==> flow/design.v <==
module register (r, rst, data, clk);
	output reg r;
	input rst,clk;
	input data;
    always @(posedge clk or negedge rst)
    begin
      if (rst==0)
	       begin
 	        r<=0;
         end
      else
        begin
          r<=data;
        end
    end
endmodule
module register3b (r, rst, data, clk);
	output reg [2:0] r;
	input rst,clk;
	input [2:0] data;
    always @(posedge clk or negedge rst)
    begin
      if (rst==0)
	       begin
 	        r[2:0]<= 3'b0;
         end
      else
        begin
          r[2:0]<=data[2:0];
        end
    end
endmodule
module register4b (r, rst, data, clk);
	output reg [3:0] r;
	input rst,clk;
	input [3:0] data;
   always @(posedge clk or negedge rst)
    begin
      if (rst==0)
	       begin
 	        r[3:0]<= 4'b0;
         end
      else
        begin
          r[3:0]<=data[3:0];
        end
    end
endmodule
module register32b (r, rst, data, clk);
	output reg [31:0] r;
	input rst,clk;
	input [31:0] data;
    always @(posedge clk or negedge rst)
    begin
      if (rst==0)
	       begin
 	        r[31:0]<= 32'b0;
         end
      else
        begin
          r[31:0]<=data[31:0];
        end
    end
endmodule
module ALU (alu_out, zero, funct, data1, data2);
	output zero;
	output reg [31:0] alu_out;
	input [31:0] data1,data2;
	input [2:0] funct;
assign zero=~(|alu_out);
always @(funct,data1,data2)
begin
  case (funct)
    3'b001: alu_out=data1+data2;
    3'B010: alu_out=data1-data2;
    3'b011: alu_out=data1&data2;
    3'b100:  alu_out=data1|data2;
    3'b101: alu_out=~data1;
    3'b110: alu_out=data1^data2;
    default:alu_out=32'b0;
  endcase
end
endmodule
module signextend (entrada,salida,tipo);
  input [27:0] entrada;
  input [1:0] tipo;
  output reg [31:0] salida;
  always @(entrada,tipo)   
  begin                    
    case (tipo)
      2'b00:   
			salida=entrada[16]?{15'b111111111111111,entrada[16:0]}:{15'b0,entrada[16:0]};
      2'b01:   
			salida=entrada[19]?{12'b111111111111,entrada[19:0]}:{12'b0,entrada[19:0]};
      2'b10:   
			salida=entrada[23]?{8'b11111111,entrada[23:0]}:{8'b0,entrada[23:0]};
      2'b11:   
			salida=entrada[27]?{4'b1111,entrada[27:0]}:{4'b0,entrada[27:0]};
    endcase
  end
endmodule
module decoder (mbs,negar,functout,RegWrite,MemtoReg,MemWrite,Branch,tipo,ALUsrc,opcode,functin);
input [2:0] functin;
input [3:0] opcode;
output reg RegWrite,MemtoReg,MemWrite,Branch,ALUsrc,mbs,negar;
output reg [2:0] functout;
output reg [1:0] tipo;
always @(opcode,functin)
begin
  case (opcode)
    4'b0000: begin
            RegWrite<=0;MemtoReg<=0;MemWrite<=0;Branch<=1;functout<=3'b010;tipo<=2'b00;ALUsrc<=0;mbs<=1;negar<=1;
          end
    4'b0001: begin
            RegWrite<=0;MemtoReg<=0;MemWrite<=0;Branch<=1;functout<=3'b010;tipo<=2'b00;ALUsrc<=0;mbs<=1;negar<=1;  
          end
    4'b0010: begin
            RegWrite<=0;MemtoReg<=0;MemWrite<=0;Branch<=1;functout<=3'b010;tipo<=2'b00;ALUsrc<=0;mbs<=1;negar<=0;  
          end
    4'b0011: begin
            RegWrite<=0;MemtoReg<=0;MemWrite<=0;Branch<=1;functout<=3'b010;tipo<=2'b00;ALUsrc<=0;mbs<=1;negar<=0;  
          end
    4'b0100: begin
            RegWrite<=0;MemtoReg<=0;MemWrite<=0;Branch<=1;functout<=3'b010;tipo<=2'b00;ALUsrc<=0;mbs<=0;negar<=1;
          end
    4'b0101: begin
            RegWrite<=0;MemtoReg<=0;MemWrite<=0;Branch<=1;functout<=3'b010;tipo<=2'b00;ALUsrc<=0;mbs<=0;negar<=1;
          end
    4'b0110: begin
            RegWrite<=0;MemtoReg<=0;MemWrite<=0;Branch<=1;functout<=3'b010;tipo<=2'b00;ALUsrc<=0;mbs<=0;negar<=0;
          end
    4'b0111: begin
            RegWrite<=0;MemtoReg<=0;MemWrite<=0;Branch<=1;functout<=3'b010;tipo<=2'b00;ALUsrc<=0;mbs<=0;negar<=0;
          end
    4'b1000: begin
            RegWrite<=1;MemtoReg<=0;MemWrite<=0;Branch<=0;functout<=functin;tipo<=2'b00;ALUsrc<=0;mbs<=0;negar<=0;
          end 
    4'b1001: begin
            RegWrite<=1;MemtoReg<=0;MemWrite<=0;Branch<=0;functout<=functin;tipo<=2'b00;ALUsrc<=1;mbs<=0;negar<=0;
          end
    4'b1010: begin
            RegWrite<=1;MemtoReg<=1;MemWrite<=0;Branch<=0;functout<=3'b001;tipo<=2'b00;ALUsrc<=1;mbs<=0;negar<=0;
          end
    4'b1011: begin
            RegWrite<=0;MemtoReg<=0;MemWrite<=1;Branch<=0;functout<=3'b001;tipo<=2'b00;ALUsrc<=1;mbs<=0;negar<=0;
          end
    4'b1100: begin
            RegWrite<=0;MemtoReg<=0;MemWrite<=0;Branch<=0;functout<=3'b000;tipo<=2'b00;ALUsrc<=1;mbs<=0;negar<=0;
          end
    4'b1101: begin
            RegWrite<=0;MemtoReg<=0;MemWrite<=0;Branch<=0;functout<=3'b000;tipo<=2'b00;ALUsrc<=1;mbs<=0;negar<=0;
          end
    4'b1110: begin
            RegWrite<=0;MemtoReg<=0;MemWrite<=0;Branch<=1;functout<=3'b001;tipo<=2'b01;ALUsrc<=1;mbs<=0;negar<=0;  
          end
    4'b1111: begin
            RegWrite<=0;MemtoReg<=0;MemWrite<=0;Branch<=1;functout<=3'b001;tipo<=2'b10;ALUsrc<=0;mbs<=0;negar<=0;  
          end
  endcase    
end
endmodule
module bancoreg (addrr, addrw, write, datain, dataout,rst,clk);    
	input [3:0] addrr,addrw;
	input write,rst,clk;
	input [31:0] datain;
	output reg [31:0] dataout;
	reg [511:0] memo;
	 always @(posedge clk or negedge rst)
	   begin
	     if (rst==0)
	       memo <= 512'b0;
	     else if (write==1)
	       memo[addrw*32 +: 32] <= datain[31:0];
	   end
	 always @(posedge clk)
	   begin
	     if (rst==1)
	       dataout[31:0] <= (write==1 && addrw==addrr) ? datain[31:0] : memo[addrr*32 +: 32];
	   end
endmodule
module IF (PCout,PCin);  
  input [31:0] PCin;
  output reg [31:0] PCout; 
  always @(PCin)
  begin
    PCout=PCin+1;
  end
endmodule
module ID (mbs,negar,jump,dato1,dato2,destinoWrOut,inm_ext,RegWriteout,MemtoReg,MemWrite,Branch,ALUsrc,funct,PCout,Instruccion,PCin,RegWritein,dataWr,destinoWrIn,rst,clk);
  input RegWritein,rst,clk;
  input [3:0] destinoWrIn;
  input [31:0] Instruccion,PCin,dataWr;
  output [31:0] dato1,dato2,inm_ext,PCout;
  output [3:0] destinoWrOut;
  output RegWriteout,MemtoReg,MemWrite,Branch,ALUsrc,mbs,negar;
  output jump;  
  output [2:0] funct;
  wire [1:0] tipo;
  decoder decodificador (
  .mbs(mbs),
  .negar(negar),
  .functout(funct),
  .RegWrite(RegWriteout),
  .MemtoReg(MemtoReg),
  .MemWrite(MemWrite),
  .Branch(Branch),
  .tipo(tipo),
  .ALUsrc(ALUsrc),
  .opcode(Instruccion[31:28]),
  .functin(Instruccion[19:17]));
  bancoreg rs (
  .addrr((Instruccion[31:28]==4'b1110)?Instruccion[27:24]:Instruccion[23:20]), 
  .addrw(destinoWrIn), 
  .write(RegWritein), 
  .datain(dataWr), 
  .dataout(dato1),
  .rst(rst),
  .clk(clk));
  bancoreg rt (
  .addrr(((Instruccion[31:28]==4'b1011)||(~Instruccion[31]))?Instruccion[27:24]:Instruccion[16:13]),
  .addrw(destinoWrIn), 
  .write(RegWritein), 
  .datain(dataWr), 
  .dataout(dato2),
  .rst(rst),
  .clk(clk));
  signextend extensor (
  .entrada(Instruccion[27:0]),
  .salida(inm_ext),
  .tipo(tipo));
  assign jump=Instruccion[31];  
  assign destinoWrOut=Instruccion[27:24];
  assign PCout=PCin;
endmodule
module EX (PCout,dataWrMem,destinoWrOut,zeroOut,alu_out,RegWriteOut,MemtoRegOut,MemWriteOut,BranchOut,RegWriteIn,MemtoRegIn,MemWriteIn,BranchIn,funct,ALUsrc,dato1,dato2,destinoWrIn,inm_ext,jump,negar,mbs,PCin);
input [31:0] dato1,dato2,inm_ext,PCin;
input [3:0] destinoWrIn;
output [3:0] destinoWrOut; 
input negar,mbs,jump,RegWriteIn,MemtoRegIn,MemWriteIn,BranchIn,ALUsrc;
input [2:0] funct;
output RegWriteOut,MemtoRegOut,MemWriteOut,BranchOut;
output zeroOut;
output [31:0] alu_out,dataWrMem,PCout;
wire zero;
ALU alu (
.alu_out(alu_out), 
.zero(zero), 
.funct(funct), 
.data1(MemWriteIn?dato2:dato1), 
.data2(ALUsrc?inm_ext:dato2));
assign PCout=jump?(ALUsrc?(dato1+inm_ext):inm_ext):(PCin+inm_ext);  
assign dataWrMem=dato1;  
assign RegWriteOut=RegWriteIn;
assign MemtoRegOut=MemtoRegIn;
assign MemWriteOut=MemWriteIn;
assign BranchOut=BranchIn;
assign destinoWrOut=destinoWrIn;
assign zeroOut=mbs?(zero?~zero:(negar?~mbs:mbs)):(negar?~zero:zero);
endmodule
module MEM (PCout,alu_outWB,PCsrc,RegWriteOut,MemtoRegOut,destinoWrOut,zero,alu_outMEM,destinoWrIn,RegWriteIn,MemtoRegIn,BranchIn,PCin,jump);
  input jump,zero,RegWriteIn,MemtoRegIn,BranchIn;
  input [31:0] alu_outMEM,PCin;
  input [3:0] destinoWrIn;
  output RegWriteOut,MemtoRegOut,PCsrc;
  output [3:0] destinoWrOut;
  output [31:0] PCout,alu_outWB;
  assign alu_outWB=alu_outMEM;
  assign PCout=jump?alu_outMEM:PCin;
  assign PCsrc=jump?BranchIn:(BranchIn&zero);
  assign RegWriteOut=RegWriteIn;
  assign MemtoRegOut=MemtoRegIn;
  assign destinoWrOut=destinoWrIn;
endmodule
module WB (RegWriteOut,destinoWrOut,res,data_mem,alu_out,destinoWrIn,RegWriteIn,MemtoRegIn);
  input [31:0] alu_out,data_mem;
  input RegWriteIn,MemtoRegIn;
  input [3:0] destinoWrIn;
  output RegWriteOut;
  output [31:0] res;
  output [3:0] destinoWrOut;
  assign RegWriteOut=RegWriteIn;
  assign destinoWrOut=destinoWrIn;
  assign res=MemtoRegIn?data_mem:alu_out;
endmodule
module RISC (destinoWrWB,escribir,PCsrc,result,PCoutMEM,NReset,clk,alu_outMEM,WriteDataInMEM,datoMemOut,InstruccionIn,PCinIF,MemWriteInMEM);
  input [31:0] datoMemOut,InstruccionIn;
  input NReset,clk;
  output escribir,PCsrc,MemWriteInMEM;
  output [3:0] destinoWrWB;
  output [31:0] result,PCoutMEM,alu_outMEM,PCinIF,WriteDataInMEM;
  wire [31:0] InstruccionIn,PCoutIF,PCinIF;
  wire [31:0] InstruccionOut,inm_extID,PCinID,PCoutID;
  wire [3:0] destinoWrOutID;
  wire mbsID,negarID,jumpID,RegWriteoutID,MemtoRegID,MemWriteID,BranchID,ALUsrcID;
  wire [2:0] functID;
  wire [31:0] dato1EX,dato2EX,inm_extEX,PCinEX,PCoutEX,dataWrMemEX,alu_outEX;
  wire [3:0] destinoWrInEX,destinoWrOutEX;
  wire [2:0] functEX;
  wire RegWriteOutEX,RegWriteInEX,MemtoRegOutEX,MemtoRegInEX,MemWriteOutEX,MemWriteInEX,BranchOutEX,BranchInEX,ALUsrcEX,zeroEX,jumpEX,negarEX,mbsEX;
  wire BranchInMEM,jumpMEM,zeroMEM,MemWriteInMEM,MemWriteOutMEM,RegWriteInMEM,RegWriteOutMEM,MemtoRegInMEM,MemtoRegOutMEM;
  wire [3:0] destinoWrInMEM,destinoWrOutMEM;
  wire [31:0] datoMemOut,PCinMEM,WriteDataInMEM,alu_outWB1;
  wire [31:0] data_mem,alu_outWB2;
  wire [3:0] destinoWrInWB;
  wire RegWriteInWB,MemtoRegInWB;
  IF IF (
  .PCout(PCoutIF),
  .PCin(PCinIF));
  ID ID (
  .mbs(mbsID),
  .negar(negarID),
  .jump(jumpID),
  .dato1(dato1EX),
  .dato2(dato2EX),
  .destinoWrOut(destinoWrOutID),
  .inm_ext(inm_extID),
  .RegWriteout(RegWriteoutID),
  .MemtoReg(MemtoRegID),
  .MemWrite(MemWriteID),
  .Branch(BranchID),
  .ALUsrc(ALUsrcID),
  .funct(functID),
  .PCout(PCoutID),
  .Instruccion(InstruccionOut),
  .PCin(PCinID),
  .RegWritein(escribir),
  .dataWr(result),
  .destinoWrIn(destinoWrWB),
  .rst(NReset),
  .clk(clk));
  EX EX (
  .PCout(PCoutEX),
  .dataWrMem(dataWrMemEX),
  .destinoWrOut(destinoWrOutEX),
  .zeroOut(zeroEX),
  .alu_out(alu_outEX),
  .RegWriteOut(RegWriteOutEX),
  .MemtoRegOut(MemtoRegOutEX),
  .MemWriteOut(MemWriteOutEX),
  .BranchOut(BranchOutEX),
  .RegWriteIn(RegWriteInEX),
  .MemtoRegIn(MemtoRegInEX),
  .MemWriteIn(MemWriteInEX),
  .BranchIn(BranchInEX),
  .funct(functEX),
  .ALUsrc(ALUsrcEX),
  .dato1(dato1EX),
  .dato2(dato2EX),
  .destinoWrIn(destinoWrInEX),
  .inm_ext(inm_extEX),
  .jump(jumpEX),
  .negar(negarEX),
  .mbs(mbsEX),
  .PCin(PCinEX));
  MEM MEM(
  .PCout(PCoutMEM),
  .alu_outWB(alu_outWB1),
  .PCsrc(PCsrc),
  .RegWriteOut(RegWriteOutMEM),
  .MemtoRegOut(MemtoRegOutMEM),
  .destinoWrOut(destinoWrOutMEM),
  .zero(zeroMEM),
  .alu_outMEM(alu_outMEM),
  .destinoWrIn(destinoWrInMEM),
  .RegWriteIn(RegWriteInMEM),
  .MemtoRegIn(MemtoRegInMEM),
  .BranchIn(BranchInMEM),
  .PCin(PCinMEM),
  .jump(jumpMEM));
  WB WB(
  .RegWriteOut(escribir),
  .destinoWrOut(destinoWrWB),
  .res(result),
  .data_mem(data_mem),
  .alu_out(alu_outWB2),
  .destinoWrIn(destinoWrInWB),
  .RegWriteIn(RegWriteInWB),
  .MemtoRegIn(MemtoRegInWB));
  register32b regPC_IFtoIF(
  .r(PCinIF), 
  .rst(NReset),
  .data(PCsrc?PCoutMEM:PCoutIF), 
  .clk(clk));
  register32b regPC_IFtoID(
  .r(PCinID), 
  .rst(NReset),
  .data(PCoutIF), 
  .clk(clk));
  register32b regInstr_IFtoID(
  .r(InstruccionOut), 
  .rst(NReset),
  .data(InstruccionIn), 
  .clk(clk));
  register4b regdestinoWr_IDtoEX(
  .r(destinoWrInEX), 
  .rst(NReset),
  .data(destinoWrOutID), 
  .clk(clk));
  register32b regInmediato_IDtoEX(
  .r(inm_extEX), 
  .rst(NReset),
  .data(inm_extID), 
  .clk(clk));
  register32b regPC_IDtoEX(
  .r(PCinEX), 
  .rst(NReset),
  .data(PCoutID), 
  .clk(clk));
  register regmbs_IDtoEX(
  .r(mbsEX), 
  .rst(NReset),
  .data(mbsID), 
  .clk(clk));
  register regnegar_IDtoEX(
  .r(negarEX), 
  .rst(NReset),
  .data(negarID), 
  .clk(clk));
  register regjump_IDtoEX(
  .r(jumpEX), 
  .rst(NReset),
  .data(jumpID), 
  .clk(clk));
  register regRegWrite_IDtoEX(
  .r(RegWriteInEX), 
  .rst(NReset),
  .data(RegWriteoutID), 
  .clk(clk));
  register regMemtoReg_IDtoEX(
  .r(MemtoRegInEX), 
  .rst(NReset),
  .data(MemtoRegID), 
  .clk(clk));
  register regMemWrite_IDtoEX(
  .r(MemWriteInEX), 
  .rst(NReset),
  .data(MemWriteID), 
  .clk(clk));
  register regBranch_IDtoEX(
  .r(BranchInEX), 
  .rst(NReset),
  .data(BranchID), 
  .clk(clk));
  register regALUsrc_IDtoEX(
  .r(ALUsrcEX), 
  .rst(NReset),
  .data(ALUsrcID), 
  .clk(clk));
  register3b regfunct_IDtoEX(
  .r(functEX), 
  .rst(NReset),
  .data(functID), 
  .clk(clk));
  register32b regPC_EXtoMEM(
  .r(PCinMEM), 
  .rst(NReset),
  .data(PCoutEX), 
  .clk(clk));
  register32b regdataWrMem_EXtoMEM(
  .r(WriteDataInMEM), 
  .rst(NReset),
  .data(dataWrMemEX), 
  .clk(clk));
  register4b regdestinoWr_EXtoMEM(
  .r(destinoWrInMEM), 
  .rst(NReset),
  .data(destinoWrOutEX), 
  .clk(clk));
  register regJump_EXtoMEM(
  .r(jumpMEM), 
  .rst(NReset),
  .data(jumpEX), 
  .clk(clk));
  register regzero_EXtoMEM(
  .r(zeroMEM), 
  .rst(NReset),
  .data(zeroEX), 
  .clk(clk));
  register regRegWrite_EXtoMEM(
  .r(RegWriteInMEM), 
  .rst(NReset),
  .data(RegWriteOutEX), 
  .clk(clk));
  register regMemtoReg_EXtoMEM(
  .r(MemtoRegInMEM), 
  .rst(NReset),
  .data(MemtoRegOutEX), 
  .clk(clk));
  register regMemWrite_EXtoMEM(
  .r(MemWriteInMEM), 
  .rst(NReset),
  .data(MemWriteOutEX), 
  .clk(clk));
  register regBranch_EXtoMEM(
  .r(BranchInMEM), 
  .rst(NReset),
  .data(BranchOutEX), 
  .clk(clk));
  register32b regalu_out_EXtoMEM(
  .r(alu_outMEM), 
  .rst(NReset),
  .data(alu_outEX), 
  .clk(clk));
  register32b regALU_out_MEMtoWB(
  .r(alu_outWB2), 
  .rst(NReset),
  .data(alu_outWB1), 
  .clk(clk));
  register32b regData_mem_out_MEMtoWB(
  .r(data_mem), 
  .rst(NReset),
  .data(datoMemOut), 
  .clk(clk));
  register regRegWrite_MEMtoWB(
  .r(RegWriteInWB), 
  .rst(NReset),
  .data(RegWriteOutMEM), 
  .clk(clk));
  register regMemtoReg_MEMtoWB(
  .r(MemtoRegInWB), 
  .rst(NReset),
  .data(MemtoRegOutMEM), 
  .clk(clk));
  register4b regdestinoWr_MEMtoWB(
  .r(destinoWrInWB), 
  .rst(NReset),
  .data(destinoWrOutMEM), 
  .clk(clk));
endmodule
Ticket comment

-- Tool chain data of RISC
Tool output for the design above before and after an edit, in the order of the flow.
Lines under "unedited" count in the file above, lines under "edited" in the edited file.
"change": "edited" minus "unedited" as printed here. "relative change": 100 x difference / "unedited".
A cell with - has no value.
- top: RISC
- clock input: clk
- standard-cell library: sky130hd
- timing corner: tt_025C_1v80

-- The edit
Unified diff, file above to edited file.
A script made this edit. It changes what the design does and was not meant as an optimisation.
begin of diff
@@ -170,5 +170,5 @@
 	     if (rst==0)
 	       memo <= 512'b0;
-	     else if (write==1)
+	     else 
 	       memo[addrw*32 +: 32] <= datain[31:0];
 	   end
end of diff

-- After elaboration
Source: Yosys, flattened and elaborated, memories not mapped. Widths are those after wreduce; folded enables and synchronous resets count as part of the registers. Registers that Yosys merges into a memory's read port (data or address) are not register bits. Print and check cells do not count. Equal cells are merged and count once.
- word-level totals (item ; unedited ; edited ; change ; relative change (%)):
    flip-flop bits (word level) ; 1439 ; 1439 ; 0 ; 0.00
    input port bits ; 66 ; 66 ; 0 ; 0.00
    output and inout port bits ; 167 ; 167 ; 0 ; 0.00
    cells after elaboration ; 137 ; 137 ; 0 ; 0.00
- operators by class (item ; unedited ; edited ; change ; relative change (%)):
    add/sub/neg operators ; 6 ; 6 ; 0 ; 0.00
    equality and inequality tests ; 26 ; 26 ; 0 ; 0.00
    shift operators ; 4 ; 4 ; 0 ; 0.00
    mux-type cells ; 31 ; 31 ; 0 ; 0.00
    bitwise operators ; 13 ; 13 ; 0 ; 0.00
    reductions and logical operators ; 23 ; 23 ; 0 ; 0.00
Unchanged operator kinds not shown: 49.

-- Longest topological paths
Yosys ltp: most cells in a row. Word level: on the elaborated netlist, between registers, memories and ports. Mapped: between sequential cells and ports; inverters and the memories' decode and read muxes count.
- depth (item ; unedited ; edited ; change ; relative change (%)):
    depth in word-level cells ; 7 ; 7 ; 0 ; 0.00
    ABC_AREA ; 0 ; 0 ; - ; -
    depth in mapped cells ; 25 ; 23 ; -2 ; -8.00
    gate-level depth less buffers ; 21 ; 22 ; +1 ; +4.76

-- Mapped cells and area
The flow's flattened synthesis, as Yosys stat reports it; memories are mapped. The netlist is that of the ABC_AREA named above (0 if unset); the other value can give another one.
- cells by type (type ; unedited ; edited ; change ; relative change (%)):
    sky130_fd_sc_hd__nor2_1 ; 1233 ; 2376 ; +1143 ; +92.70
    sky130_fd_sc_hd__a21oi_1 ; 1153 ; 382 ; -771 ; -66.87
    sky130_fd_sc_hd__clkbuf_1 ; 428 ; 294 ; -134 ; -31.31
    sky130_fd_sc_hd__nand2_1 ; 310 ; 439 ; +129 ; +41.61
    sky130_fd_sc_hd__o21ai_0 ; 116 ; 187 ; +71 ; +61.21
    sky130_fd_sc_hd__nand3_1 ; 131 ; 170 ; +39 ; +29.77
    sky130_fd_sc_hd__a211oi_1 ; 49 ; 14 ; -35 ; -71.43
    sky130_fd_sc_hd__a311oi_1 ; 37 ; 3 ; -34 ; -91.89
    sky130_fd_sc_hd__and2_1 ; 42 ; 16 ; -26 ; -61.90
    sky130_fd_sc_hd__buf_1 ; 48 ; 71 ; +23 ; +47.92
    sky130_fd_sc_hd__a21o_1 ; 64 ; 45 ; -19 ; -29.69
    sky130_fd_sc_hd__mux2i_1 ; 93 ; 109 ; +16 ; +17.20
    sky130_fd_sc_hd__o21ai_1 ; 13 ; 2 ; -11 ; -84.62
    sky130_fd_sc_hd__and4_1 ; 12 ; 2 ; -10 ; -83.33
    sky130_fd_sc_hd__nand2b_1 ; 18 ; 27 ; +9 ; +50.00
    sky130_fd_sc_hd__inv_2 ; 10 ; 1 ; -9 ; -90.00
    sky130_fd_sc_hd__o21a_1 ; 12 ; 20 ; +8 ; +66.67
    sky130_fd_sc_hd__o31ai_1 ; 11 ; 19 ; +8 ; +72.73
Unchanged cell types not shown: 18.
Not every row of either side is listed.
- synthesis totals (item ; unedited ; edited ; change ; relative change (%)):
    mapped cells ; 6279 ; 6695 ; +416 ; +6.63
    mapped area (µm²) ; 66045.8 ; 66608.9 ; +563.1 ; +0.85
    sequential area (µm²) ; 36229.7 ; 36229.7 ; 0.0 ; 0.00
    mapped flip-flops ; 1435 ; 1435 ; 0 ; 0.00
    buffer cells ; 497 ; 386 ; -111 ; -22.33
The figures by module come from a second, unflattened synthesis with its own total; it is not the netlist above.
- second synthesis, totals (item ; unedited ; edited ; change ; relative change (%)):
    cell total of the unflattened synthesis ; 5233 ; 5205 ; -28 ; -0.54
    area (unflattened synthesis) (µm²) ; 69855.7 ; 69705.6 ; -150.1 ; -0.21
Each row is one instance without its submodules.
- by module, unedited (module ; times used ; cells ; area (µm²) ; sequential area (µm²)):
    bancoreg ; 2 ; 1594 ; 24075.6 ; 13773.2
    register32b ; 10 ; 32 ; 800.8 ; 800.8
    EX ; 1 ; 655 ; 4802.1 ; 0.0
    ALU ; 1 ; 663 ; 4514.3 ; 0.0
    MEM ; 1 ; 75 ; 833.3 ; 0.0
    IF ; 1 ; 96 ; 684.4 ; 0.0
    WB ; 1 ; 41 ; 581.8 ; 0.0
    RISC ; 1 ; 36 ; 544.3 ; 0.0
    ID ; 1 ; 60 ; 466.7 ; 0.0
    register ; 16 ; 1 ; 25.0 ; 25.0
    signextend ; 1 ; 43 ; 366.6 ; 0.0
    register4b ; 3 ; 4 ; 100.1 ; 100.1
    decoder ; 1 ; 25 ; 127.6 ; 0.0
    register3b ; 1 ; 3 ; 75.1 ; 75.1
- by module, edited (module ; times used ; cells ; area (µm²) ; sequential area (µm²)):
    bancoreg ; 2 ; 1580 ; 24000.5 ; 13773.2
    register32b ; 10 ; 32 ; 800.8 ; 800.8
    EX ; 1 ; 655 ; 4802.1 ; 0.0
    ALU ; 1 ; 663 ; 4514.3 ; 0.0
    MEM ; 1 ; 75 ; 833.3 ; 0.0
    IF ; 1 ; 96 ; 684.4 ; 0.0
    WB ; 1 ; 41 ; 581.8 ; 0.0
    RISC ; 1 ; 36 ; 544.3 ; 0.0
    ID ; 1 ; 60 ; 466.7 ; 0.0
    register ; 16 ; 1 ; 25.0 ; 25.0
    signextend ; 1 ; 43 ; 366.6 ; 0.0
    register4b ; 3 ; 4 ; 100.1 ; 100.1
    decoder ; 1 ; 25 ; 127.6 ; 0.0
    register3b ; 1 ; 3 ; 75.1 ; 75.1

-- Timing after synthesis
Path of least setup slack by OpenSTA after synthesis, without wires, with an ideal clock, recovery checks aside; 20% of the period is set as input and as output delay. Where synthesis merged equal registers, the netlist keeps one of their names.
- timing post-synthesis (item ; unedited ; edited ; change ; relative change (%)):
    path type ; register -> register ; register -> register ; - ; -
    start point ; reg regALUsrc_IDtoEX.r ; reg regALUsrc_IDtoEX.r ; - ; -
    end point ; reg regzero_EXtoMEM.r ; reg regzero_EXtoMEM.r ; - ; -
    clock period (ps) ; 8000 ; 8000 ; 0 ; 0.00
    setup time (ps) ; 124 ; 67 ; -57 ; -
    launch time at the first pin (ps) ; 0 ; 0 ; 0 ; -
    arrival time (ps) ; 5155 ; 5061 ; -94 ; -1.82
    data required time (ps) ; 7876 ; 7933 ; +57 ; +0.72
    path slack (ps) ; 2722 ; 2872 ; +150 ; -
    delay of the path (ps) ; 5279 ; 5128 ; -151 ; -2.86
    stages ; 26 ; 22 ; -4 ; -15.38
    buffers on the path ; 4 ; 2 ; -2 ; -50.00
    synthesis period reached (ps) ; 5278 ; 5128 ; -150 ; -2.84
"delay of the path" = arrival - input delay + setup time.
"stages" counts driving pins, that of a launching flip-flop among them; a cell with two outputs on the path counts twice.
"synthesis period reached" = period - worst setup slack (recovery checks aside). The figure is calculated, with input and output delays left at 20% of the set period.
Between the ends stands the longest chain of elaborated cells between them, by number of cells; it is not shown to be the way that was timed. Of several equally long chains one is given.
A line is the first line of the expression or statement that the cell stems from. Yosys adds cells for indexed reads and writes and turns some case tables into memories.
Between the ends, post-synthesis, unedited:
- path through: sky130_fd_sc_hd__dfrtp_1 sky130_fd_sc_hd__clkbuf_1 sky130_fd_sc_hd__buf_4 sky130_fd_sc_hd__mux2i_1 sky130_fd_sc_hd__inv_2 sky130_fd_sc_hd__nor2_1 sky130_fd_sc_hd__nand3_1 sky130_fd_sc_hd__nor3_1 sky130_fd_sc_hd__and4_1 sky130_fd_sc_hd__clkbuf_1 sky130_fd_sc_hd__a21oi_1 sky130_fd_sc_hd__xnor2_1 sky130_fd_sc_hd__ha_1 sky130_fd_sc_hd__clkbuf_1 sky130_fd_sc_hd__and3_1 sky130_fd_sc_hd__and2_1 sky130_fd_sc_hd__a222oi_1 sky130_fd_sc_hd__nor3_1 sky130_fd_sc_hd__a311oi_1 sky130_fd_sc_hd__nand2_1 sky130_fd_sc_hd__nor4_1 sky130_fd_sc_hd__nand4b_1 sky130_fd_sc_hd__or4b_1 sky130_fd_sc_hd__nor3_2 sky130_fd_sc_hd__mux2i_1 sky130_fd_sc_hd__nor3_2
- noted cells in the longest elaborated chain: 7
- elaborated cells between the ends (all ways) at 12
- noted RTL lines with such cells: 9
- classes of those cells: 2 x add/sub; 5 x mux; 4 x logic; 1 x reduce/logical
- RTL lines, path post-synthesis, unedited (item ; line ; text):
    start, declared ; 2 ; output reg r;
    start, assigned ; 9 ; r<=0;
    start, assigned ; 13 ; r<=data;
    32-bit two-way mux ; 250 ; .data2(ALUsrc?inm_ext:dato2));
    32-bit subtractor ; 75 ; 3'B010: alu_out=data1-data2;
    32-bit parallel mux with 6-bit select ; 73 ; case (funct)
    32-bit OR reduction ; 70 ; assign zero=~(|alu_out);
    1-bit NOT ; 70 ;
    1-bit two-way mux (2 in a row) ; 258 ; assign zeroOut=mbs?(zero?~zero:(negar?~mbs:mbs)):(negar?~zero:zero);
    end, assigned ; 9 ;
    end, assigned ; 13 ;
    end, declared ; 2 ;
Nets of the timed path that keep an RTL name, with a line that drives or declares them; the list need not be complete.
- named nets, post-synthesis, unedited (net ; line):
    EX.alu.alu_out[26] ; 73
Between the ends, post-synthesis, edited:
- path through: sky130_fd_sc_hd__dfrtp_1 sky130_fd_sc_hd__buf_4 sky130_fd_sc_hd__mux2i_1 sky130_fd_sc_hd__ha_1 sky130_fd_sc_hd__nand4_1 sky130_fd_sc_hd__nor4_1 sky130_fd_sc_hd__and3_1 sky130_fd_sc_hd__a41oi_1 sky130_fd_sc_hd__xnor2_1 sky130_fd_sc_hd__ha_1 sky130_fd_sc_hd__clkbuf_1 sky130_fd_sc_hd__or2_2 sky130_fd_sc_hd__a21oi_1 sky130_fd_sc_hd__o21ai_0 sky130_fd_sc_hd__o2111a_1 sky130_fd_sc_hd__nor4_1 sky130_fd_sc_hd__o31ai_1 sky130_fd_sc_hd__a211o_2 sky130_fd_sc_hd__or4_1 sky130_fd_sc_hd__nor4_4 sky130_fd_sc_hd__mux2i_1 sky130_fd_sc_hd__and3_1
- noted cells in the longest elaborated chain: 7
- elaborated cells between the ends (all ways) at 12
- noted RTL lines with such cells: 9
- classes of those cells: 2 x add/sub; 5 x mux; 4 x logic; 1 x reduce/logical
- RTL lines, path post-synthesis, edited (item ; line ; text):
    start, declared ; 2 ; output reg r;
    start, assigned ; 9 ; r<=0;
    start, assigned ; 13 ; r<=data;
    32-bit two-way mux ; 250 ; .data2(ALUsrc?inm_ext:dato2));
    32-bit subtractor ; 75 ; 3'B010: alu_out=data1-data2;
    32-bit parallel mux with 6-bit select ; 73 ; case (funct)
    32-bit OR reduction ; 70 ; assign zero=~(|alu_out);
    1-bit NOT ; 70 ;
    1-bit two-way mux (2 in a row) ; 258 ; assign zeroOut=mbs?(zero?~zero:(negar?~mbs:mbs)):(negar?~zero:zero);
    end, assigned ; 9 ;
    end, assigned ; 13 ;
    end, declared ; 2 ;
- named nets, post-synthesis, edited (net ; line):
    EX.alu.alu_out[28] ; 73

-- Worst path after layout
Path of least setup slack in the final report of each run of pair 1 (OpenROAD, finished layout, wires in). Where an end is a register, its clock arrival counts in the times.
The report prints the path's times to 10 ps; the period is as set.
- timing after layout (item ; unedited ; edited ; change ; relative change (%)):
    path type ; register -> register ; register -> register ; - ; -
    start point ; reg regALUsrc_IDtoEX.r ; reg regALUsrc_IDtoEX.r ; - ; -
    end point ; reg regzero_EXtoMEM.r ; reg regzero_EXtoMEM.r ; - ; -
    clock period (ps) ; 8000 ; 8000 ; 0 ; 0.00
    setup time (ps) ; 110 ; 60 ; -50 ; -
    launch time at the first pin (ps) ; 780 ; 810 ; +30 ; +3.85
    arrival time (ps) ; 7180 ; 7380 ; +200 ; +2.79
    data required time (ps) ; 8670 ; 8770 ; +100 ; +1.15
    path slack (ps) ; 1490 ; 1390 ; -100 ; -
    stages ; 22 ; 22 ; 0 ; 0.00
    buffers on the path ; 0 ; 0 ; 0 ; -
Between the ends stands the longest chain of elaborated cells between them, by number of cells; it is not shown to be the way that was timed. Of several equally long chains one is given.
Between the ends, after layout, unedited:
- path through: sky130_fd_sc_hd__dfrtp_2 sky130_fd_sc_hd__mux2i_1 sky130_fd_sc_hd__inv_2 sky130_fd_sc_hd__nor2_1 sky130_fd_sc_hd__nand3_1 sky130_fd_sc_hd__nor3_1 sky130_fd_sc_hd__nand2_1 sky130_fd_sc_hd__o21ai_0 sky130_fd_sc_hd__xnor2_1 sky130_fd_sc_hd__ha_1 sky130_fd_sc_hd__and4_1 sky130_fd_sc_hd__nand2_1 sky130_fd_sc_hd__o211ai_1 sky130_fd_sc_hd__o31ai_1 sky130_fd_sc_hd__o211ai_1 sky130_fd_sc_hd__a221oi_1 sky130_fd_sc_hd__xor2_1 sky130_fd_sc_hd__o211ai_1 sky130_fd_sc_hd__or3_1 sky130_fd_sc_hd__nor3_2 sky130_fd_sc_hd__mux2i_1 sky130_fd_sc_hd__nor3_2
- noted cells in the longest elaborated chain: 7
- elaborated cells between the ends (all ways) at 12
- noted RTL lines with such cells: 9
- classes of those cells: 2 x add/sub; 5 x mux; 4 x logic; 1 x reduce/logical
- RTL lines, path after layout, unedited (item ; line ; text):
    start, declared ; 2 ; output reg r;
    start, assigned ; 9 ; r<=0;
    start, assigned ; 13 ; r<=data;
    32-bit two-way mux ; 250 ; .data2(ALUsrc?inm_ext:dato2));
    32-bit subtractor ; 75 ; 3'B010: alu_out=data1-data2;
    32-bit parallel mux with 6-bit select ; 73 ; case (funct)
    32-bit OR reduction ; 70 ; assign zero=~(|alu_out);
    1-bit NOT ; 70 ;
    1-bit two-way mux (2 in a row) ; 258 ; assign zeroOut=mbs?(zero?~zero:(negar?~mbs:mbs)):(negar?~zero:zero);
    end, assigned ; 9 ;
    end, assigned ; 13 ;
    end, declared ; 2 ;
Nets of the timed path that keep an RTL name, with a line that drives or declares them; the list need not be complete.
- named nets, after layout, unedited (net ; line):
    EX.alu.alu_out[27] ; 73
Between the ends, after layout, edited:
- path through: sky130_fd_sc_hd__dfrtp_4 sky130_fd_sc_hd__mux2i_1 sky130_fd_sc_hd__ha_1 sky130_fd_sc_hd__nand4_1 sky130_fd_sc_hd__nor4_1 sky130_fd_sc_hd__and3_1 sky130_fd_sc_hd__and3_1 sky130_fd_sc_hd__nand2_1 sky130_fd_sc_hd__o21ai_0 sky130_fd_sc_hd__xnor2_1 sky130_fd_sc_hd__ha_1 sky130_fd_sc_hd__a21o_1 sky130_fd_sc_hd__nor3_1 sky130_fd_sc_hd__a2bb2oi_1 sky130_fd_sc_hd__or3_1 sky130_fd_sc_hd__o2111ai_1 sky130_fd_sc_hd__a21oi_1 sky130_fd_sc_hd__a211o_2 sky130_fd_sc_hd__or4_1 sky130_fd_sc_hd__nor4_4 sky130_fd_sc_hd__mux2i_1 sky130_fd_sc_hd__and3_1
- noted cells in the longest elaborated chain: 7
- elaborated cells between the ends (all ways) at 12
- noted RTL lines with such cells: 9
- classes of those cells: 2 x add/sub; 5 x mux; 4 x logic; 1 x reduce/logical
- RTL lines, path after layout, edited (item ; line ; text):
    start, declared ; 2 ; output reg r;
    start, assigned ; 9 ; r<=0;
    start, assigned ; 13 ; r<=data;
    32-bit two-way mux ; 250 ; .data2(ALUsrc?inm_ext:dato2));
    32-bit subtractor ; 75 ; 3'B010: alu_out=data1-data2;
    32-bit parallel mux with 6-bit select ; 73 ; case (funct)
    32-bit OR reduction ; 70 ; assign zero=~(|alu_out);
    1-bit NOT ; 70 ;
    1-bit two-way mux (2 in a row) ; 258 ; assign zeroOut=mbs?(zero?~zero:(negar?~mbs:mbs)):(negar?~zero:zero);
    end, assigned ; 9 ;
    end, assigned ; 13 ;
    end, declared ; 2 ;

-- Measured runs
Runs of the flow (Yosys, OpenROAD) on both versions; the two runs of a pair have the same settings. The constraints put input and output delay at 20% of the set period each and load the outputs with 0.01 pF.
Flow settings, pair 1:
- CORE_UTILIZATION: 40
- period_ns: 8.0
- CAP_MARGIN: 20
- noted CORE_MARGIN: 2
- SLEW_MARGIN: 20
- final reports, pair 1 (item ; unedited ; edited ; change ; relative change (%)):
    netlist area reported by Yosys (µm²) ; 66045.8 ; 66608.9 ; +563.1 ; +0.85
    total die area (µm²) ; 168379.0 ; 169802.0 ; +1423.0 ; +0.85
    standard-cell area after layout (µm²) ; 76338.2 ; 76674.8 ; +336.6 ; +0.44
    utilization in the final report ; 0.464 ; 0.464 ; 0.000 ; -
    setup slack of the worst path (ps) ; 1491 ; 1389 ; -102 ; -
    setup TNS (ps) ; 0 ; 0 ; 0 ; -
    smallest hold slack (ps) ; 337 ; 346 ; +9 ; -
    power consumption (uW) ; 25251 ; 28170 ; +2919 ; +11.56
    reached clock period (ps) ; 6509 ; 6611 ; +102 ; +1.57
Flow settings, pair 2:
- noted CELL_PAD_IN_SITES_GLOBAL_PLACEMENT: 3
- noted CORE_MARGIN: 10
- CORE_UTILIZATION: 48
- noted CTS_CLUSTER_SIZE: 68
- GPL_TIMING_DRIVEN at 0
- HOLD_SLACK_MARGIN: 0.23
- PLACE_DENSITY at 0.46
- period_ns: 4.85
- CAP_MARGIN: 20
- SLEW_MARGIN: 20
- final reports, pair 2 (item ; unedited ; edited ; change ; relative change (%)):
    netlist area reported by Yosys (µm²) ; 66045.8 ; 66608.9 ; +563.1 ; +0.85
    total die area (µm²) ; 152834.0 ; 154068.0 ; +1234.0 ; +0.81
    standard-cell area after layout (µm²) ; 78581.6 ; 78310.1 ; -271.5 ; -0.35
    utilization in the final report ; 0.573 ; 0.569 ; -0.004 ; -
    setup slack of the worst path (ps) ; -647 ; -567 ; +80 ; -
    setup TNS (ps) ; -647 ; -567 ; +80 ; -
    smallest hold slack (ps) ; 331 ; 344 ; +13 ; -
    power consumption (uW) ; 43685 ; 47755 ; +4070 ; +9.32
    reached clock period (ps) ; 5497 ; 5417 ; -80 ; -1.46
"reached clock period" = clock period - worst setup slack. The figure is calculated, with input and output delays left at 20% of the set period.
By "power consumption" is meant OpenSTA's value without simulated activity: inputs other than the clock are taken to toggle once in ten clock periods, and the tool carries that through the logic.
